==> flow/design.v <==
module fix_mul(
	output reg overflow, 
	output reg [16-1:0] z, 
	input [16-1:0] a, b 
);
reg sign;
reg [16-1:0] abs_a, abs_b;
reg [2*16-1:0] abs_r_result;
always@(*) begin
	sign = a[16-1] ^ b[16-1];
	abs_a = a[16-1] ? ~a + 1 : a;
	abs_b = b[16-1] ? ~b + 1 : b;
	abs_r_result = abs_a[16-1:0] * abs_b[16-1:0];
	z = sign ? ~abs_r_result[16-1+10:10] + 1 : abs_r_result[16-1+10:10];
	if(abs_r_result[2*16-2:16-1+10] > 0) overflow = 1'b1;
	else overflow = 1'b0;
end
endmodule
module fix_div(
	output reg overflow, 
	output reg [16-1:0] z, 
	input [16-1:0] a, b 
);
reg sign;
reg [2*16-1:0] abs_a;
reg [16-1:0] abs_b;
reg [2*16-1:0] abs_r_result;
always@(*) begin
	sign = a[16-1] ^ b[16-1];
	abs_a[16-1:0] = 0;
	abs_a[16-1+10:10] = a[16-1] ? ~a + 1 : a;
	abs_a[2*16-1:16+10] = 0;
	abs_b = b[16-1] ? ~b + 1 : b;
	abs_r_result = abs_a[2*16-1:0] / {{16{1'b0}},abs_b[16-1:0]};
	z = sign ? ~abs_r_result[16-1:0] + 1 : abs_r_result[16-1:0];
	if(abs_r_result[2*16-2:16] > 0 || abs_b == 0) overflow = 1'b1;
	else overflow = 1'b0;
end
endmodule
module fix_add(
	output reg overflow, 
	output reg [16-1:0] z, 
	input [16-1:0] a, b 
);
reg [16:0] ext_a, ext_b, r_result;
always@(*) begin
	ext_a = {a[16-1],a};
	ext_b = {b[16-1],b};
	r_result = ext_a + ext_b;
	z = r_result[16-1:0];
	if(r_result[16] != r_result[16-1]) overflow = 1'b1;
	else overflow = 1'b0;
end
endmodule
module fix_mac(	 
	output overflow, 
	output [16-1:0] z, 
	input [16-1:0] a, b, c 
);
wire u_fix_mul_overflow;
wire [16-1:0] u_fix_mul_z;
fix_mul u_fix_mul(
	.overflow(u_fix_mul_overflow), 
	.z(u_fix_mul_z), 
	.a(a), .b(b) 
);
wire u_fix_add_overflow;
wire [16-1:0] u_fix_add_z;
fix_add u_fix_add(
	.overflow(u_fix_add_overflow), 
	.z(u_fix_add_z), 
	.a(u_fix_mul_z), .b(c) 
);
assign z = u_fix_add_z;
assign overflow = u_fix_mul_overflow | u_fix_add_overflow;
endmodule
module fix_sdc(	 
	output overflow, 
	output [16-1:0] z, 
	input [16-1:0] a, b, c 
);
wire [16-1:0] minus_b = ~b + 1;
wire u_fix_sub_overflow;
wire [16-1:0] u_fix_sub_z;
fix_add u_fix_sub(
	.overflow(u_fix_sub_overflow), 
	.z(u_fix_sub_z), 
	.a(a), .b(minus_b) 
);
wire u_fix_div_overflow;
wire [16-1:0] u_fix_div_z;
fix_div u_fix_div(
	.overflow(u_fix_div_overflow), 
	.z(u_fix_div_z), 
	.a(u_fix_sub_z), .b(c) 
);
assign z = u_fix_div_z;
assign overflow = u_fix_sub_overflow | u_fix_div_overflow;
endmodule
module fixu(
	output reg ack, 
	output reg overflow, 
	output reg [16-1:0] z, 
	input [16-1:0] a, b, c, 
	input fn, 
	input req, 
	input enable, 
	input rstn, clk 
);
reg [16-1:0] u_fix_mac_a, u_fix_mac_b, u_fix_mac_c;
wire [16-1:0] u_fix_mac_z;
wire u_fix_mac_overflow;
fix_mac u_fix_mac(
	.a(u_fix_mac_a), .b(u_fix_mac_b), .c(u_fix_mac_c), 
	.z(u_fix_mac_z), .overflow(u_fix_mac_overflow) 
);
reg [16-1:0] u_fix_sdc_a, u_fix_sdc_b, u_fix_sdc_c;
wire [16-1:0] u_fix_sdc_z;
wire u_fix_sdc_overflow;
fix_sdc u_fix_sdc(
	.a(u_fix_sdc_a), .b(u_fix_sdc_b), .c(u_fix_sdc_c), 
	.z(u_fix_sdc_z), .overflow(u_fix_sdc_overflow)
);
reg [1:0] req_d;
always@(negedge rstn or posedge clk) begin
	if(!rstn) req_d <= 2'b00;
	else if(enable) begin
		req_d[1] <= req_d[0];
		req_d[0] <= req;
	end
end
wire req_x = ^req_d;
reg [4:0] cnt;
always@(negedge rstn or posedge clk) begin
	if(!rstn) begin
		cnt <= 5'd0;
		ack <= 1'b0;
		z <= 0;
		overflow <= 1'b0;
	end
	else if(enable) begin
		if(cnt == 5'd0) begin
			if(req_x) begin
				case(fn)
					1'd0: begin
						cnt <= 5'd2;
						u_fix_mac_a <= a;
						u_fix_mac_b <= b;
						u_fix_mac_c <= c;
					end
					1'd1: begin
						cnt <= 5'd10;
						u_fix_sdc_a <= a;
						u_fix_sdc_b <= b;
						u_fix_sdc_c <= c;
					end
					default: begin
						u_fix_mac_a <= u_fix_mac_a;
						u_fix_mac_b <= u_fix_mac_b;
						u_fix_mac_c <= u_fix_mac_c;
						u_fix_sdc_a <= u_fix_sdc_a;
						u_fix_sdc_b <= u_fix_sdc_b;
						u_fix_sdc_c <= u_fix_sdc_c;
					end
				endcase
			end
		end
		else begin
			cnt <= cnt - 5'd1;
			if(cnt == 5'd1) begin
				ack <= ~ack;
				case(fn)
					1'd0: begin
						z <= u_fix_mac_z;
						overflow <= u_fix_mac_overflow;
					end
					1'd1: begin
						z <= u_fix_sdc_z;
						overflow <= u_fix_sdc_overflow;
					end
					default: begin
						z <= z;
						overflow <= overflow;
					end
				endcase
			end
		end
	end
end
endmodule
module fix_hpf_table(
	input sel_hpf_0p008, sel_hpf_0p002, sel_hpf_0p00025, 
	output [15:0] hpf_b1, hpf_b2, 
	output [15:0] hpf_a1, hpf_a2
);
assign hpf_b1 = sel_hpf_0p008 ? 16'd732		: sel_hpf_0p002 ? 16'd931	: sel_hpf_0p00025 ? 16'd1011	: 16'd1024;
assign hpf_b2 = sel_hpf_0p008 ? -16'd732	: sel_hpf_0p002 ? -16'd931	: sel_hpf_0p00025 ? -16'd1011	: 16'd1024;
assign hpf_a1 = sel_hpf_0p008 ? -16'd1024	: sel_hpf_0p002 ? -16'd1024	: sel_hpf_0p00025 ? -16'd1024	: 16'd1024;
assign hpf_a2 = sel_hpf_0p008 ? 16'd441		: sel_hpf_0p002 ? 16'd838	: sel_hpf_0p00025 ? 16'd998		: 16'd1024;
endmodule
module fix_lpf_table(
	input sel_lpf_0p1875, sel_lpf_0p325, sel_lpf_0p75, 
	output [15:0] lpf_b1, lpf_b2, lpf_b3, lpf_b4, lpf_b5, lpf_b6, 
	output [15:0] lpf_a1, lpf_a2, lpf_a3, lpf_a4, lpf_a5, lpf_a6
);
assign lpf_b1 = sel_lpf_0p1875 ? 16'd30		: sel_lpf_0p325 ? 16'd54	: sel_lpf_0p75 ? 16'd321	: 16'd1024;
assign lpf_b2 = sel_lpf_0p1875 ? -16'd55	: sel_lpf_0p325 ? -16'd3	: sel_lpf_0p75 ? 16'd1362	: 16'd1024;
assign lpf_b3 = sel_lpf_0p1875 ? 16'd33		: sel_lpf_0p325 ? 16'd56	: sel_lpf_0p75 ? 16'd2518	: 16'd1024;
assign lpf_b4 = sel_lpf_0p1875 ? 16'd33		: sel_lpf_0p325 ? 16'd56	: sel_lpf_0p75 ? 16'd2518	: 16'd1024;
assign lpf_b5 = sel_lpf_0p1875 ? -16'd55	: sel_lpf_0p325 ? -16'd3	: sel_lpf_0p75 ? 16'd1362	: 16'd1024;
assign lpf_b6 = sel_lpf_0p1875 ? 16'd30		: sel_lpf_0p325 ? 16'd54	: sel_lpf_0p75 ? 16'd321	: 16'd1024;
assign lpf_a1 = sel_lpf_0p1875 ? 16'd1024	: sel_lpf_0p325 ? 16'd1024	: sel_lpf_0p75 ? 16'd1024	: 16'd1024;
assign lpf_a2 = sel_lpf_0p1875 ? -16'd3507	: sel_lpf_0p325 ? -16'd2266	: sel_lpf_0p75 ? 16'd2270	: 16'd1024;
assign lpf_a3 = sel_lpf_0p1875 ? 16'd5000	: sel_lpf_0p325 ? 16'd2479	: sel_lpf_0p75 ? 16'd2647	: 16'd1024;
assign lpf_a4 = sel_lpf_0p1875 ? -16'd3656	: sel_lpf_0p325 ? -16'd1413	: sel_lpf_0p75 ? 16'd1729	: 16'd1024;
assign lpf_a5 = sel_lpf_0p1875 ? 16'd1366	: sel_lpf_0p325 ? 16'd444	: sel_lpf_0p75 ? 16'd631	: 16'd1024;
assign lpf_a6 = sel_lpf_0p1875 ? -16'd206	: sel_lpf_0p325 ? -16'd53	: sel_lpf_0p75 ? 16'd100	: 16'd1024;
endmodule
module fix_audio_ns(
	output reg ack, 
	output reg overflow, 
	output reg [16-1:0] tx_data, 
	input [16-1:0] rx_data, 
	input [16+16+16+4-1:0] conf, 
	input req, 
	input enable, 
	input rstn, clk 
);
reg [5:0] cst;
localparam
	st_error = (53^(53>>1)),
	st_done = (52^(52>>1)),
	st_vol = (51^(51>>1)), st_load_vol = (50^(50>>1)),
	st_vol_idle = (49^(49>>1)),
	st_kal_update_eec = (48^(48>>1)), st_kal_update_load_eec = (47^(47>>1)),
	st_kal_update_es = (46^(46>>1)), st_kal_update_load_es = (45^(45>>1)),
	st_kal_update_k = (44^(44>>1)),
	st_kal_update_k_load = (43^(43>>1)), st_kal_update_k_1 = (42^(42>>1)),
	st_kal_idle = (40^(40>>1)),
	st_lpf_y0 = (38^(38>>1)), st_lpf_a1 = (37^(37>>1)), 
	st_lpf_a6 = (36^(36>>1)), st_lpf_load_a6 = (35^(35>>1)), 
	st_lpf_a5 = (34^(34>>1)), st_lpf_load_a5 = (33^(33>>1)), 
	st_lpf_a4 = (32^(32>>1)), st_lpf_load_a4 = (31^(31>>1)), 
	st_lpf_a3 = (30^(30>>1)), st_lpf_load_a3 = (29^(29>>1)), 
	st_lpf_a2 = (28^(28>>1)), st_lpf_load_a2 = (27^(27>>1)), 
	st_lpf_b6 = (26^(26>>1)), st_lpf_load_b6 = (25^(25>>1)), 
	st_lpf_b5 = (24^(24>>1)), st_lpf_load_b5 = (23^(23>>1)), 
	st_lpf_b4 = (22^(22>>1)), st_lpf_load_b4 = (21^(21>>1)), 
	st_lpf_b3 = (20^(20>>1)), st_lpf_load_b3 = (19^(19>>1)), 
	st_lpf_b2 = (18^(18>>1)), st_lpf_load_b2 = (17^(17>>1)), 
	st_lpf_b1 = (16^(16>>1)), st_lpf_load_b1 = (15^(15>>1)), 
	st_lpf_shift = (14^(14>>1)),
	st_hpf_y0 = (13^(13>>1)),
	st_hpf_a1 = (12^(12>>1)), st_hpf_load_a1 = (11^(11>>1)), 
	st_hpf_a2 = (10^(10>>1)), st_hpf_load_a2 = (09^(09>>1)), 
	st_hpf_b2 = (08^(08>>1)), st_hpf_load_b2 = (07^(07>>1)), 
	st_hpf_b1 = (06^(06>>1)), st_hpf_load_b1 = (05^(05>>1)), 
	st_hpf_shift = (04^(04>>1)),
	st_in_vol = (03^(03>>1)), st_load_in_vol = (02^(02>>1)),
	st_in_vol_idle = (01^(01>>1)),
	st_idle = (00^(00>>1));
wire [1:0] sel_hpf = conf[1:0];
wire sel_hpf_0p008 = sel_hpf == 2'b11;
wire sel_hpf_0p002 = sel_hpf == 2'b10;
wire sel_hpf_0p00025 = sel_hpf == 2'b01;
wire disable_hpf = sel_hpf == 2'b00;
wire [15:0] hpf_b1, hpf_b2, hpf_a1, hpf_a2;
fix_hpf_table u_fix_hpf_table(
	sel_hpf_0p008, sel_hpf_0p002, sel_hpf_0p00025, 
	hpf_b1, hpf_b2, 
	hpf_a1, hpf_a2
);
wire [1:0] sel_lpf = conf[3:2];
wire sel_lpf_0p75 = sel_lpf == 2'b01;
wire sel_lpf_0p325 = sel_lpf == 2'b10;
wire sel_lpf_0p1875 = sel_lpf == 2'b11;
wire disable_lpf = sel_lpf == 2'b00;
wire [15:0] lpf_b1, lpf_b2, lpf_b3, lpf_b4, lpf_b5, lpf_b6;
wire [15:0] lpf_a1, lpf_a2, lpf_a3, lpf_a4, lpf_a5, lpf_a6;
fix_lpf_table u_fix_lpf_table(
	sel_lpf_0p1875, sel_lpf_0p325, sel_lpf_0p75, 
	lpf_b1, lpf_b2, lpf_b3, lpf_b4, lpf_b5, lpf_b6, 
	lpf_a1, lpf_a2, lpf_a3, lpf_a4, lpf_a5, lpf_a6
);
wire [16-1:0] kal_pnc = conf[16+4-1:4];
wire disable_kal = kal_pnc == {16{1'b0}};
wire [16-1:0] kal_mnc = 16'd1024;
wire [16-1:0] vol = conf[16+16+4-1:16+4];
wire disable_vol = vol == 16'd1024;
wire [16-1:0] in_vol = conf[16+16+16+4-1:16+16+4];
wire disable_in_vol = in_vol == 16'd1024;
wire u_fixu_ack;
wire u_fixu_overflow;
wire [16-1:0] u_fixu_z;
reg [16-1:0] u_fixu_a, u_fixu_b, u_fixu_c;
reg u_fixu_fn;
reg u_fixu_req;
fixu u_fixu(
	.ack(u_fixu_ack), 
	.overflow(u_fixu_overflow), 
	.z(u_fixu_z), 
	.a(u_fixu_a), .b(u_fixu_b), .c(u_fixu_c), 
	.fn(u_fixu_fn), 
	.req(u_fixu_req), 
	.enable(enable), 
	.rstn(rstn), .clk(clk) 
);
reg [1:0] req_d, u_fixu_ack_d;
always@(negedge rstn or posedge clk) begin
	if(!rstn) begin
		req_d <= 2'b00;
		u_fixu_ack_d <= 2'b00;
	end
	else if(enable) begin
		req_d[1] <= req_d[0];
		req_d[0] <= req;
		u_fixu_ack_d[1] <= u_fixu_ack_d[0];
		u_fixu_ack_d[0] <= u_fixu_ack;
	end
end
wire req_x = ^req_d;
wire u_fixu_ack_x = ^u_fixu_ack_d;
reg [16-1:0] data;
reg [16-1:0] hpf_x0, hpf_x1;
reg [16-1:0] hpf_y0, hpf_y1;
reg [16-1:0] lpf_x0, lpf_x1, lpf_x2, lpf_x3, lpf_x4, lpf_x5;
reg [16-1:0] lpf_y0, lpf_y1, lpf_y2, lpf_y3, lpf_y4, lpf_y5;
reg [15:0] kal_k, kal_es, kal_eec;
wire [15:0] kal_es_nst = kal_es;
wire [15:0] kal_eec_nst = kal_eec + kal_pnc;
always@(negedge rstn or posedge clk) begin
	if(!rstn) begin
		cst <= st_idle;
		data <= 0;
		u_fixu_fn <= 1'b0;
		u_fixu_req <= 1'b0;
		u_fixu_a <= 0;
		u_fixu_b <= 0;
		u_fixu_c <= 0;
		hpf_x0 <= 0; hpf_x1 <= 0;
		hpf_y0 <= 0; hpf_y1 <= 0;
		lpf_x0 <= 0; lpf_x1 <= 0; lpf_x2 <= 0; lpf_x3 <= 0; lpf_x4 <= 0; lpf_x5 <= 0;
		lpf_y0 <= 0; lpf_y1 <= 0; lpf_y2 <= 0; lpf_y3 <= 0; lpf_y4 <= 0; lpf_y5 <= 0;
		kal_k <= 0; kal_es <= 0; kal_eec <= 0;
		overflow <= 1'b0;
		ack <= 1'b0;
	end
	else if(enable) begin
		case(cst)
			st_idle: 
				if(req_x) begin
					cst <= st_in_vol_idle;
					data <= rx_data;
					overflow <= 1'b0;
				end
			st_in_vol_idle: begin
				if(disable_in_vol) cst <= st_hpf_shift;
				else cst <= st_load_in_vol;
			end
			st_load_in_vol: begin
				cst <= st_in_vol;
				u_fixu_fn <= 1'b0;
				u_fixu_req <= ~u_fixu_req;
				u_fixu_a <= data;
				u_fixu_b <= in_vol;
				u_fixu_c <= 0;
			end
			st_in_vol:
				if(u_fixu_ack_x) begin
					if(u_fixu_overflow) cst <= st_error;
					else begin
						cst <= st_hpf_shift;
						data <= u_fixu_z;
					end
				end
			st_hpf_shift: begin
				if(disable_hpf) cst <= st_lpf_shift;
				else cst <= st_hpf_load_b1;
				hpf_x0 <= data; hpf_x1 <= hpf_x0;
				hpf_y1 <= hpf_y0;
			end
			st_hpf_load_b1: begin
				cst <= st_hpf_b1;
				u_fixu_fn <= 1'b0;
				u_fixu_req <= ~u_fixu_req;
				u_fixu_a <= hpf_b1;
				u_fixu_b <= hpf_x0;
				u_fixu_c <= 0;
			end
			st_hpf_b1: 
				if(u_fixu_ack_x) begin
					if(u_fixu_overflow) cst <= st_error;
					else cst <= st_hpf_load_b2;
				end
			st_hpf_load_b2: begin
				cst <= st_hpf_b2;
				u_fixu_fn <= 1'b0;
				u_fixu_req <= ~u_fixu_req;
				u_fixu_a <= hpf_b2;
				u_fixu_b <= hpf_x1;
				u_fixu_c <= u_fixu_z;
			end
			st_hpf_b2: 
				if(u_fixu_ack_x) begin
					if(u_fixu_overflow) cst <= st_error;
					else begin
						cst <= st_hpf_load_a2;
						data <= u_fixu_z;
					end
				end
			st_hpf_load_a2: begin
				cst <= st_hpf_a2;
				u_fixu_fn <= 1'b0;
				u_fixu_req <= ~u_fixu_req;
				u_fixu_a <= hpf_a2;
				u_fixu_b <= hpf_y1;
				u_fixu_c <= 0;
			end
			st_hpf_a2: 
				if(u_fixu_ack_x) begin
					if(u_fixu_overflow) cst <= st_error;
					else cst <= st_hpf_load_a1;
				end
			st_hpf_load_a1: begin
				cst <= st_hpf_y0;
				u_fixu_fn <= 1'b1;
				u_fixu_req <= ~u_fixu_req;
				u_fixu_a <= data;
				u_fixu_b <= u_fixu_z;
				u_fixu_c <= hpf_a1;
			end
			st_hpf_y0: 
				if(u_fixu_ack_x) begin
					if(u_fixu_overflow) cst <= st_error;
					else begin
						cst <= st_lpf_shift;
						hpf_y0 <= u_fixu_z;
						data <= u_fixu_z;
					end
				end
			st_lpf_shift: begin
				if(disable_lpf) cst <= st_kal_idle;
				else cst <= st_lpf_load_b1;
				lpf_x0 <= data;
				lpf_x1 <= lpf_x0; lpf_x2 <= lpf_x1; lpf_x3 <= lpf_x2; lpf_x4 <= lpf_x3; lpf_x5 <= lpf_x4;
				lpf_y1 <= lpf_y0; lpf_y2 <= lpf_y1; lpf_y3 <= lpf_y2; lpf_y4 <= lpf_y3; lpf_y5 <= lpf_y4;
			end
			st_lpf_load_b1: begin
				cst <= st_lpf_b1;
				u_fixu_fn <= 1'b0;
				u_fixu_req <= ~u_fixu_req;
				u_fixu_a <= lpf_b1;
				u_fixu_b <= lpf_x0;
				u_fixu_c <= 0;
			end
			st_lpf_b1: 
				if(u_fixu_ack_x) begin
					if(u_fixu_overflow) cst <= st_error;
					else cst <= st_lpf_load_b2;
				end
			st_lpf_load_b2: begin
				cst <= st_lpf_b2;
				u_fixu_fn <= 1'b0;
				u_fixu_req <= ~u_fixu_req;
				u_fixu_a <= lpf_b2;
				u_fixu_b <= lpf_x1;
				u_fixu_c <= u_fixu_z;
			end
			st_lpf_b2: 
				if(u_fixu_ack_x) begin
					if(u_fixu_overflow) cst <= st_error;
					else cst <= st_lpf_load_b3;
				end
			st_lpf_load_b3: begin
				cst <= st_lpf_b3;
				u_fixu_fn <= 1'b0;
				u_fixu_req <= ~u_fixu_req;
				u_fixu_a <= lpf_b3;
				u_fixu_b <= lpf_x2;
				u_fixu_c <= u_fixu_z;
			end
			st_lpf_b3: 
				if(u_fixu_ack_x) begin
					if(u_fixu_overflow) cst <= st_error;
					else cst <= st_lpf_load_b4;
				end
			st_lpf_load_b4: begin
				cst <= st_lpf_b4;
				u_fixu_fn <= 1'b0;
				u_fixu_req <= ~u_fixu_req;
				u_fixu_a <= lpf_b4;
				u_fixu_b <= lpf_x3;
				u_fixu_c <= u_fixu_z;
			end
			st_lpf_b4: 
				if(u_fixu_ack_x) begin
					if(u_fixu_overflow) cst <= st_error;
					else cst <= st_lpf_load_b5;
				end
			st_lpf_load_b5: begin
				cst <= st_lpf_b5;
				u_fixu_fn <= 1'b0;
				u_fixu_req <= ~u_fixu_req;
				u_fixu_a <= lpf_b5;
				u_fixu_b <= lpf_x4;
				u_fixu_c <= u_fixu_z;
			end
			st_lpf_b5: 
				if(u_fixu_ack_x) begin
					if(u_fixu_overflow) cst <= st_error;
					else cst <= st_lpf_load_b6;
				end
			st_lpf_load_b6: begin
				cst <= st_lpf_b6;
				u_fixu_fn <= 1'b0;
				u_fixu_req <= ~u_fixu_req;
				u_fixu_a <= lpf_b6;
				u_fixu_b <= lpf_x5;
				u_fixu_c <= u_fixu_z;
			end
			st_lpf_b6: 
				if(u_fixu_ack_x) begin
					if(u_fixu_overflow) cst <= st_error;
					else begin
						cst <= st_lpf_load_a2;
						data <= u_fixu_z;
					end
				end
			st_lpf_load_a2: begin
				cst <= st_lpf_a2;
				u_fixu_fn <= 1'b0;
				u_fixu_req <= ~u_fixu_req;
				u_fixu_a <= lpf_a2;
				u_fixu_b <= lpf_y1;
				u_fixu_c <= 0;
			end
			st_lpf_a2: 
				if(u_fixu_ack_x) begin
					if(u_fixu_overflow) cst <= st_error;
					else cst <= st_lpf_load_a3;
				end
			st_lpf_load_a3: begin
				cst <= st_lpf_a3;
				u_fixu_fn <= 1'b0;
				u_fixu_req <= ~u_fixu_req;
				u_fixu_a <= lpf_a3;
				u_fixu_b <= lpf_y2;
				u_fixu_c <= u_fixu_z;
			end
			st_lpf_a3: 
				if(u_fixu_ack_x) begin
					if(u_fixu_overflow) cst <= st_error;
					else cst <= st_lpf_load_a4;
				end
			st_lpf_load_a4: begin
				cst <= st_lpf_a4;
				u_fixu_fn <= 1'b0;
				u_fixu_req <= ~u_fixu_req;
				u_fixu_a <= lpf_a4;
				u_fixu_b <= lpf_y3;
				u_fixu_c <= u_fixu_z;
			end
			st_lpf_a4: 
				if(u_fixu_ack_x) begin
					if(u_fixu_overflow) cst <= st_error;
					else cst <= st_lpf_load_a5;
				end
			st_lpf_load_a5: begin
				cst <= st_lpf_a5;
				u_fixu_fn <= 1'b0;
				u_fixu_req <= ~u_fixu_req;
				u_fixu_a <= lpf_a5;
				u_fixu_b <= lpf_y4;
				u_fixu_c <= u_fixu_z;
			end
			st_lpf_a5: 
				if(u_fixu_ack_x) begin
					if(u_fixu_overflow) cst <= st_error;
					else cst <= st_lpf_load_a6;
				end
			st_lpf_load_a6: begin
				cst <= st_lpf_a6;
				u_fixu_fn <= 1'b0;
				u_fixu_req <= ~u_fixu_req;
				u_fixu_a <= lpf_a6;
				u_fixu_b <= lpf_y5;
				u_fixu_c <= u_fixu_z;
			end
			st_lpf_a6: 
				if(u_fixu_ack_x) begin
					if(u_fixu_overflow) cst <= st_error;
					else cst <= st_lpf_a1;
				end
			st_lpf_a1: begin
				cst <= st_lpf_y0;
				u_fixu_fn <= 1'b1;
				u_fixu_req <= ~u_fixu_req;
				u_fixu_a <= data;
				u_fixu_b <= u_fixu_z;
				u_fixu_c <= lpf_a1;
			end
			st_lpf_y0: 
				if(u_fixu_ack_x) begin
					if(u_fixu_overflow) cst <= st_error;
					else begin
						cst <= st_kal_idle;
						lpf_y0 <= u_fixu_z;
						data <= u_fixu_z;
					end
				end
			st_kal_idle: begin
				if(disable_kal) cst <= st_vol_idle;
				else cst <= st_kal_update_k_1;
			end
			st_kal_update_k_1: begin
				cst <= st_kal_update_k_load;
				kal_k <= kal_eec_nst + kal_mnc;
			end
			st_kal_update_k_load: begin
				cst <= st_kal_update_k;
				u_fixu_fn <= 1'b1;
				u_fixu_req <= ~u_fixu_req;
				u_fixu_a <= kal_eec_nst;
				u_fixu_b <= 0;
				u_fixu_c <= kal_k;
			end
			st_kal_update_k: 
				if(u_fixu_ack_x) begin
					if(u_fixu_overflow) cst <= st_error;
					else begin
						cst <= st_kal_update_load_es;
						kal_k <= u_fixu_z;
					end
				end
			st_kal_update_load_es: begin
				cst <= st_kal_update_es;
				u_fixu_fn <= 1'b0;
				u_fixu_req <= ~u_fixu_req;
				u_fixu_a <= kal_k;
				u_fixu_b <= data + (~kal_es_nst + 1);
				u_fixu_c <= kal_es_nst;
			end
			st_kal_update_es: 
				if(u_fixu_ack_x) begin
					if(u_fixu_overflow) cst <= st_error;
					else begin
						cst <= st_kal_update_load_eec;
						kal_es <= u_fixu_z;
					end
				end
			st_kal_update_load_eec: begin
				cst <= st_kal_update_eec;
				u_fixu_fn <= 1'b0;
				u_fixu_req <= ~u_fixu_req;
				u_fixu_a <= ~kal_k + 1;
				u_fixu_b <= kal_eec_nst;
				u_fixu_c <= kal_eec_nst;
			end
			st_kal_update_eec: 
				if(u_fixu_ack_x) begin
					if(u_fixu_overflow) cst <= st_error;
					else begin
						cst <= st_vol_idle;
						kal_eec <= u_fixu_z;
						data <= kal_es;
					end
				end
			st_vol_idle: begin
				if(disable_vol) cst <= st_done;
				else cst <= st_load_vol;
			end
			st_load_vol: begin
				cst <= st_vol;
				u_fixu_fn <= 1'b0;
				u_fixu_req <= ~u_fixu_req;
				u_fixu_a <= data;
				u_fixu_b <= vol;
				u_fixu_c <= 0;
			end
			st_vol:
				if(u_fixu_ack_x) begin
					if(u_fixu_overflow) cst <= st_error;
					else begin
						cst <= st_done;
						data <= u_fixu_z;
					end
				end
			st_error: begin
				cst <= st_done;
				overflow <= 1'b1;
			end
			st_done: begin
				cst <= st_idle;
				tx_data <= data;
				ack <= ~ack;
			end
			default: cst <= st_idle;
		endcase
	end
end
endmodule
# Step by step through the tools: fix_audio_ns
# Each step is given for the RTL above and for the edited RTL.
# "orig" refers to lines of the RTL above, "edited" to lines of the edited file.
# "diff" is "edited" less "orig", of the values as shown; "change_rel_pct" is that difference over "orig", in percent.
# Operators: Yosys type, input widths -> output width; for muxes data width and select width s.
# Cell names lack the library's common part.
# Not given: --
[inputs]
top = "fix_audio_ns"
clock_port = "clk"
cell_library = "sky130hd"
corner = "tt_025C_1v80"

# Diff
# The edit as a unified diff against the file above.
# The edit is scripted: it alters the design's behaviour and was not made to optimise anything.
# begin of diff
@@ -83,9 +83,14 @@
 wire u_fix_sub_overflow;
 wire [16-1:0] u_fix_sub_z;
+wire u_fix_sub_overflow_m, u_fix_sub_overflow_s;
+wire [16-1:0] u_fix_sub_z_m, u_fix_sub_z_s;
 fix_add u_fix_sub(
-	.overflow(u_fix_sub_overflow), 
-	.z(u_fix_sub_z), 
+	.overflow(u_fix_sub_overflow_m), 
+	.z(u_fix_sub_z_m), 
 	.a(a), .b(minus_b) 
 );
+fix_add u_fix_sub_b (.overflow(u_fix_sub_overflow_s), .z(u_fix_sub_z_s), .a(~a), .b(minus_b));
+assign u_fix_sub_overflow = u_fix_sub_overflow_m ^ u_fix_sub_overflow_s;
+assign u_fix_sub_z = u_fix_sub_z_m ^ u_fix_sub_z_s;
 wire u_fix_div_overflow;
 wire [16-1:0] u_fix_div_z;
# end of diff

# After elaboration
# Source: Yosys, flattened and elaborated, memories not mapped. Widths are those after wreduce. Registers that Yosys merges into a memory's read port (data or address) are not register bits. Print and check cells do not count. Equal cells are merged and count once.
[word_totals]
columns = ["element", "orig", "edited", "diff", "change_rel_pct"]
rows = [
  ["input_bits", 72, 72, 0, 0.00],
  ["register_bits", 519, 519, 0, 0.00],
  ["out_inout_bits", 18, 18, 0, 0.00],
  ["wordCells", 333, 339, 6, 1.80],
]
[op_classes]
columns = ["element", "orig", "edited", "diff", "change_rel_pct"]
rows = [
  ["n_div", 1, 1, 0, 0.00],
  ["n_logic", 19, 22, 3, 15.79],
  ["mul", 1, 1, 0, 0.00],
  ["compare", 2, 2, 0, 0.00],
  ["muxes", 113, 114, 1, 0.88],
  ["add_sub_neg", 15, 16, 1, 6.67],
  ["equal", 88, 89, 1, 1.14],
  ["reduce_logical", 49, 49, 0, 0.00],
]
[op_table]
columns = ["cell", "orig", "edited", "diff", "change_rel_pct"]
rows = [
  ["$not 16->16", 9, 10, 1, 11.11],
  ["$mux 1", 6, 7, 1, 16.67],
  ["$add 16x16->17", 2, 3, 1, 50.00],
  ["$ne 1x1->1", 2, 3, 1, 50.00],
  ["$xor 1x1->1", 2, 3, 1, 50.00],
  ["$xor 16x16->16", 0, 1, 1, "--"],
]
# Operator kinds equal on both sides are left out: 63.

# Longest topological paths
# Yosys ltp: most cells in a row. Word level: on the elaborated netlist, between registers, memories and ports. Mapped: between sequential cells and ports; inverters and the memories' decode and read muxes count.
[logic_depth]
columns = ["element", "orig", "edited", "diff", "change_rel_pct"]
rows = [
  ["ltp_word", 12, 13, 1, 8.33],
  ["abc_area", "0", "0", "--", "--"],
  ["mapped_depth", 489, 492, 3, 0.61],
  ["mapped_depth_nobuf", 443, 450, 7, 1.58],
]

# Synthesis result
# The flow's flattened synthesis, as Yosys stat reports it; memories are mapped. The netlist is that of the ABC_AREA named above (0 if unset); the other value can give another one.
[synth_totals]
columns = ["element", "orig", "edited", "diff", "change_rel_pct"]
rows = [
  ["cell_count", 7236, 7762, 526, 7.27],
  ["ff_cells", 519, 519, 0, 0.00],
  ["yosys_area_um2", 60800.8, 61831.8, 1031.0, 1.70],
  ["n_buf", 286, 312, 26, 9.09],
  ["sequential_area_um2", 13548.0, 13548.0, 0.0, 0.00],
]
[types]
columns = ["cell_type", "orig", "edited", "diff", "change_rel_pct"]
rows = [
  ["nand2_1", 743, 1278, 535, 72.01],
  ["mux2_2", 356, 173, -183, -51.40],
  ["inv_1", 387, 465, 78, 20.16],
  ["a22oi_1", 67, 116, 49, 73.13],
  ["a221oi_1", 71, 30, -41, -57.75],
  ["clkbuf_1", 221, 249, 28, 12.67],
  ["nor2_1", 656, 630, -26, -3.96],
  ["o21bai_1", 42, 66, 24, 57.14],
  ["a31oi_1", 39, 61, 22, 56.41],
  ["xnor2_1", 293, 313, 20, 6.83],
  ["ha_1", 563, 581, 18, 3.20],
  ["a22o_1", 60, 43, -17, -28.33],
  ["and3_1", 36, 52, 16, 44.44],
  ["nand2b_1", 110, 124, 14, 12.73],
  ["mux2i_1", 36, 50, 14, 38.89],
  ["nor3_1", 198, 185, -13, -6.57],
  ["xor2_1", 159, 147, -12, -7.55],
  ["o31ai_1", 114, 103, -11, -9.65],
]
# Cell types equal on both sides are left out: 18.
# The list need not be complete.
# By module: a second synthesis without flattening, with its own total; a netlist apart from the flattened one above.
[hier_totals]
columns = ["element", "orig", "edited", "diff", "change_rel_pct"]
rows = [
  ["hier_cells", 8246, 8293, 47, 0.57],
  ["area_unflattened_um2", 66134.7, 66700.2, 565.5, 0.86],
]
# Each row is one instance without its submodules.
[by_module_orig]
columns = ["mod", "instances", "n_cells", "mod_area_um2", "seq_area_um2"]
rows = [
  ["fix_div", 1, 3762, 25976.2, 0.0],
  ["fix_audio_ns", 1, 2620, 22685.5, 10039.6],
  ["fix_mul", 1, 1196, 9658.0, 0.0],
  ["fixu", 1, 190, 4149.0, 3508.4],
  ["fix_add", 2, 87, 719.4, 0.0],
  ["fix_lpf_table", 1, 196, 1433.9, 0.0],
  ["fix_hpf_table", 1, 68, 486.7, 0.0],
  ["fix_sdc", 1, 39, 300.3, 0.0],
  ["fix_mac", 1, 1, 6.3, 0.0],
]
[by_module_edited]
columns = ["mod", "instances", "n_cells", "mod_area_um2", "seq_area_um2"]
rows = [
  ["fix_div", 1, 3762, 25976.2, 0.0],
  ["fix_audio_ns", 1, 2620, 22685.5, 10039.6],
  ["fix_mul", 1, 1123, 9295.2, 0.0],
  ["fixu", 1, 190, 4149.0, 3508.4],
  ["fix_add", 3, 87, 719.4, 0.0],
  ["fix_lpf_table", 1, 196, 1433.9, 0.0],
  ["fix_sdc", 1, 72, 509.2, 0.0],
  ["fix_hpf_table", 1, 68, 486.7, 0.0],
  ["fix_mac", 1, 1, 6.3, 0.0],
]

# Worst setup path after synthesis
# Path of least setup slack by OpenSTA after synthesis, without wires, with an ideal clock, recovery checks aside; 20% of the period is set as input and as output delay. Where synthesis merged equal registers, the netlist keeps one of their names.
[synth_timing]
columns = ["element", "orig", "edited", "diff", "change_rel_pct"]
rows = [
  ["kind", "flip-flop to flip-flop", "flip-flop to flip-flop", "--", "--"],
  ["start", "register u_fixu.u_fix_sdc_c[0]", "register u_fixu.u_fix_sdc_c[0]", "--", "--"],
  ["end", "register u_fixu.z[14]", "register u_fixu.z[14]", "--", "--"],
  ["launch_ps", 0, 0, 0, "--"],
  ["path_stages", 468, 469, 1, 0.21],
  ["t_arrival_ps", 92622, 92777, 155, 0.17],
  ["slack_ps", -2757, -2914, -157, "--"],
  ["setup_ps", 135, 137, 2, "--"],
  ["n_path_buf", 49, 49, 0, 0.00],
  ["path_delay_ps", 92757, 92914, 157, 0.17],
  ["required_time_ps", 89865, 89863, -2, 0.00],
  ["tclk_ps", 90000, 90000, 0, 0.00],
  ["period_less_setup_slack_ps", 92757, 92914, 157, 0.17],
]
# "path_delay_ps" is the arrival time less input delay plus setup time.
# "path_stages" counts driving pins, that of a launching flip-flop among them; a cell with two outputs on the path counts twice.
# "period_less_setup_slack_ps" is the clock period less the worst setup slack; recovery checks do not enter. This is arithmetic on one report: input and output delays are still those of the set period (20% each).
# Between the ends stands the longest chain of elaborated cells between them, by number of cells; it is not shown to be the way that was timed. Of several equally long chains one is given.
# Each line given opens the expression or statement behind the cell; cells for indexed reads and writes are added by Yosys, which also makes memories of some case tables.
# At most two assigning lines are given for a register; there are more.
[synth_between_orig]
cell_sequence = "edfxtp_1 > clkbuf_1 > clkbuf_1 > inv_1 > clkbuf_1 > ha_1 > nor3b_2 > a41oi_1 > xnor2_1 > nand4_2 > or3_1 > buf_2 > or3_1 > nor2_1 > ha_1 > o31ai_1 > o21ai_0 > nand2b_1 > [432 not listed] > nor2_1 > a21oi_1 > ha_1 > a21o_1 > a21o_1 > a21oi_1 > o211ai_1 > or3b_2 > or4_1 > nand4b_1 > nor4_1 > ha_1 > nand3_1 > nor2_1 > a41oi_1 > xor2_1 > a21oi_1 > o21ai_0"
elab_chain_cells = 8
cone_cells = 8
lines_between = 4
classes_between = "add/sub (2); div (1); mux (3); logic (2)"
[synth_lines_orig]
columns = ["element", "line_no", "source"]
rows = [
  ["from (decl)", 117, "reg [16-1:0] u_fix_sdc_a, u_fix_sdc_b, u_fix_sdc_c;"],
  ["from (assign)", 155, "u_fix_sdc_c <= c;"],
  ["from (assign)", 163, "u_fix_sdc_c <= u_fix_sdc_c;"],
  ["$not 16->16", 33, "abs_b = b[16-1] ? ~b + 1 : b;"],
  ["$add 16x1->16", 33, ""],
  ["$mux 16", 33, ""],
  ["$div 26x16->32", 34, "abs_r_result = abs_a[2*16-1:0] / {{16{1'b0}},abs_b[16-1:0]};"],
  ["$not 16->16", 35, "z = sign ? ~abs_r_result[16-1:0] + 1 : abs_r_result[16-1:0];"],
  ["$add 16x1->16", 35, ""],
  ["$mux 16", 35, ""],
  ["$pmux 16 s2", 172, "case(fn)"],
  ["to (assign)", 174, "z <= u_fix_mac_z;"],
  ["to (assign)", 178, "z <= u_fix_sdc_z;"],
  ["to (decl)", 103, "output reg [16-1:0] z,"],
]
[synth_between_edited]
cell_sequence = "edfxtp_1 > clkbuf_1 > clkbuf_1 > clkinv_1 > clkbuf_1 > ha_1 > or3b_2 > a211oi_1 > and2_1 > nand2_1 > nor2_1 > ha_1 > or4b_2 > nand3_1 > nor3_1 > ha_1 > o211ai_1 > and3_1 > [433 not listed] > o31ai_1 > ha_1 > a21o_1 > a21oi_1 > nor2b_1 > o21ai_0 > o2111ai_1 > nor4b_1 > nand4_1 > nor3_1 > ha_1 > and2_1 > nand4_1 > o21ai_0 > o21ai_0 > xnor2_1 > a21oi_1 > o21ai_0"
elab_chain_cells = 8
cone_cells = 8
lines_between = 4
classes_between = "add/sub (2); div (1); mux (3); logic (2)"
[synth_lines_edited]
columns = ["element", "line_no", "source"]
rows = [
  ["from (decl)", 122, "reg [16-1:0] u_fix_sdc_a, u_fix_sdc_b, u_fix_sdc_c;"],
  ["from (assign)", 160, "u_fix_sdc_c <= c;"],
  ["from (assign)", 168, "u_fix_sdc_c <= u_fix_sdc_c;"],
  ["$not 16->16", 33, "abs_b = b[16-1] ? ~b + 1 : b;"],
  ["$add 16x1->16", 33, ""],
  ["$mux 16", 33, ""],
  ["$div 26x16->32", 34, "abs_r_result = abs_a[2*16-1:0] / {{16{1'b0}},abs_b[16-1:0]};"],
  ["$not 16->16", 35, "z = sign ? ~abs_r_result[16-1:0] + 1 : abs_r_result[16-1:0];"],
  ["$add 16x1->16", 35, ""],
  ["$mux 16", 35, ""],
  ["$pmux 16 s2", 177, "case(fn)"],
  ["to (assign)", 179, "z <= u_fix_mac_z;"],
  ["to (assign)", 183, "z <= u_fix_sdc_z;"],
  ["to (decl)", 108, "output reg [16-1:0] z,"],
]

# Worst path after layout
# Path of least setup slack in the final report of the runs of pair 1 (OpenROAD, finished layout, wires in). Where an end is a register, its clock arrival counts in the times.
# The path's times are printed in steps of 10 ps; the period is the one set.
[layout_timing]
columns = ["element", "orig", "edited", "diff", "change_rel_pct"]
rows = [
  ["kind", "flip-flop to flip-flop", "flip-flop to flip-flop", "--", "--"],
  ["start", "register u_fixu.u_fix_sdc_c[0]", "register u_fixu.u_fix_sdc_c[1]", "--", "--"],
  ["end", "register u_fixu.z[8]", "register u_fixu.z[15]", "--", "--"],
  ["launch_ps", 610, 620, 10, 1.64],
  ["t_arrival_ps", 84930, 85080, 150, 0.18],
  ["tclk_ps", 90000, 90000, 0, 0.00],
  ["required_time_ps", 90530, 90490, -40, -0.04],
  ["n_path_buf", 18, 25, 7, 38.89],
  ["setup_ps", 70, 140, 70, "--"],
  ["path_stages", 437, 441, 4, 0.92],
  ["slack_ps", 5610, 5410, -200, "--"],
]
# Between the ends stands the longest chain of elaborated cells between them, by number of cells; it is not shown to be the way that was timed. Of several equally long chains one is given.
# At most two assigning lines are given for a register; there are more.
[layout_between_orig]
cell_sequence = "edfxtp_1 > inv_2 > ha_1 > or3b_1 > nor4_1 > a221o_1 > o21ai_1 > or3_1 > or3_1 > nor2_1 > ha_1 > o31ai_1 > o21ai_0 > nand2b_1 > nor2_1 > ha_1 > o211a_1 > a211oi_2 > [401 not listed] > clkinvlp_4 > or3_1 > o21ai_0 > ha_1 > a21o_1 > a21oi_1 > o21ai_0 > o21ai_1 > or3b_2 > or4_1 > nand4b_1 > nor4_4 > ha_2 > nand3_2 > o31a_1 > xnor2_1 > a21oi_1 > o21ai_0"
elab_chain_cells = 8
cone_cells = 8
lines_between = 4
classes_between = "add/sub (2); div (1); mux (3); logic (2)"
[layout_lines_orig]
columns = ["element", "line_no", "source"]
rows = [
  ["from (decl)", 117, "reg [16-1:0] u_fix_sdc_a, u_fix_sdc_b, u_fix_sdc_c;"],
  ["from (assign)", 155, "u_fix_sdc_c <= c;"],
  ["from (assign)", 163, "u_fix_sdc_c <= u_fix_sdc_c;"],
  ["$not 16->16", 33, "abs_b = b[16-1] ? ~b + 1 : b;"],
  ["$add 16x1->16", 33, ""],
  ["$mux 16", 33, ""],
  ["$div 26x16->32", 34, "abs_r_result = abs_a[2*16-1:0] / {{16{1'b0}},abs_b[16-1:0]};"],
  ["$not 16->16", 35, "z = sign ? ~abs_r_result[16-1:0] + 1 : abs_r_result[16-1:0];"],
  ["$add 16x1->16", 35, ""],
  ["$mux 16", 35, ""],
  ["$pmux 16 s2", 172, "case(fn)"],
  ["to (assign)", 174, "z <= u_fix_mac_z;"],
  ["to (assign)", 178, "z <= u_fix_sdc_z;"],
  ["to (decl)", 103, "output reg [16-1:0] z,"],
]
[layout_between_edited]
cell_sequence = "edfxtp_1 > inv_1 > ha_2 > or4b_4 > o41ai_4 > xor2_4 > o2111ai_4 > or3_4 > nor2_1 > nand2_1 > nor2_1 > ha_1 > or4b_2 > nand3_1 > nor3_1 > ha_1 > or2_2 > o2111ai_1 > [405 not listed] > nor3b_4 > buf_4 > nand2_4 > a21oi_1 > ha_1 > nand4_1 > nor2_1 > and3_1 > a31oi_1 > o2111ai_2 > nor4b_2 > buf_4 > and2_1 > and4_2 > nand4_1 > mux2i_1 > a21oi_1 > a21oi_1"
elab_chain_cells = 8
cone_cells = 8
lines_between = 4
classes_between = "add/sub (2); div (1); mux (3); logic (2)"
[layout_lines_edited]
columns = ["element", "line_no", "source"]
rows = [
  ["from (decl)", 122, "reg [16-1:0] u_fix_sdc_a, u_fix_sdc_b, u_fix_sdc_c;"],
  ["from (assign)", 160, "u_fix_sdc_c <= c;"],
  ["from (assign)", 168, "u_fix_sdc_c <= u_fix_sdc_c;"],
  ["$not 16->16", 33, "abs_b = b[16-1] ? ~b + 1 : b;"],
  ["$add 16x1->16", 33, ""],
  ["$mux 16", 33, ""],
  ["$div 26x16->32", 34, "abs_r_result = abs_a[2*16-1:0] / {{16{1'b0}},abs_b[16-1:0]};"],
  ["$not 16->16", 35, "z = sign ? ~abs_r_result[16-1:0] + 1 : abs_r_result[16-1:0];"],
  ["$add 16x1->16", 35, ""],
  ["$mux 16", 35, ""],
  ["$pmux 16 s2", 177, "case(fn)"],
  ["to (assign)", 179, "z <= u_fix_mac_z;"],
  ["to (assign)", 183, "z <= u_fix_sdc_z;"],
  ["to (decl)", 108, "output reg [16-1:0] z,"],
]

# Flow runs
# Both versions went through the flow (Yosys, OpenROAD) with the same settings in each pair. Constraints: input delay and output delay 20% of the set period each, output load 0.01 pF.
[flow_settings_pair_1]
CORE_UTILIZATION = 40
period_ns = 90.0
CAP_MARGIN = 20
CORE_MARGIN = 2
SLEW_MARGIN = 20
[measured_pair_1]
columns = ["element", "orig", "edited", "diff", "change_rel_pct"]
rows = [
  ["die_footprint_um2", 155138.0, 157740.0, 2602.0, 1.68],
  ["clock_period_reached_ps", 84394, 84588, 194, 0.23],
  ["final_util_pct", 45.4, 45.4, 0.0, "--"],
  ["worst_hold_slack_ps", 471, 465, -6, "--"],
  ["timing.setup.ws_ps", 5606, 5412, -194, "--"],
  ["setup_tns_ps", 0, 0, 0, "--"],
  ["post_synth_area_um2", 60800.8, 61831.8, 1031.0, 1.70],
  ["post_route_stdcell_area_um2", 68675.9, 69898.3, 1222.4, 1.78],
]
[flow_settings_pair_2]
ABC_AREA = 0
CORE_ASPECT_RATIO = 1.19
CORE_UTILIZATION = 48
CTS_CLUSTER_SIZE = 54
MAX_ROUTING_LAYER = "met4"
MIN_ROUTING_LAYER = "met1"
PLACE_DENSITY_LB_ADDON = 0.23
SETUP_SLACK_MARGIN = -2.0
TNS_END_PERCENT = 65
period_ns = 57.2
CAP_MARGIN = 20
CORE_MARGIN = 2
SLEW_MARGIN = 20
[measured_pair_2]
columns = ["element", "orig", "edited", "diff", "change_rel_pct"]
rows = [
  ["die_footprint_um2", 129541.0, 131714.0, 2173.0, 1.68],
  ["clock_period_reached_ps", 76863, 75178, -1685, -2.19],
  ["final_util_pct", 68.3, 65.3, -3.0, "--"],
  ["worst_hold_slack_ps", 461, 460, -1, "--"],
  ["timing.setup.ws_ps", -19663, -17977, 1686, "--"],
  ["setup_tns_ps", -307244, -282038, 25206, "--"],
  ["post_synth_area_um2", 60800.8, 61831.8, 1031.0, 1.70],
  ["post_route_stdcell_area_um2", 85912.4, 83477.6, -2434.8, -2.83],
]
# "clock_period_reached_ps": clock period set for the run, less the worst setup slack. It is reckoned from that one timing run; input and output delays stay at 20% of the period that was set.
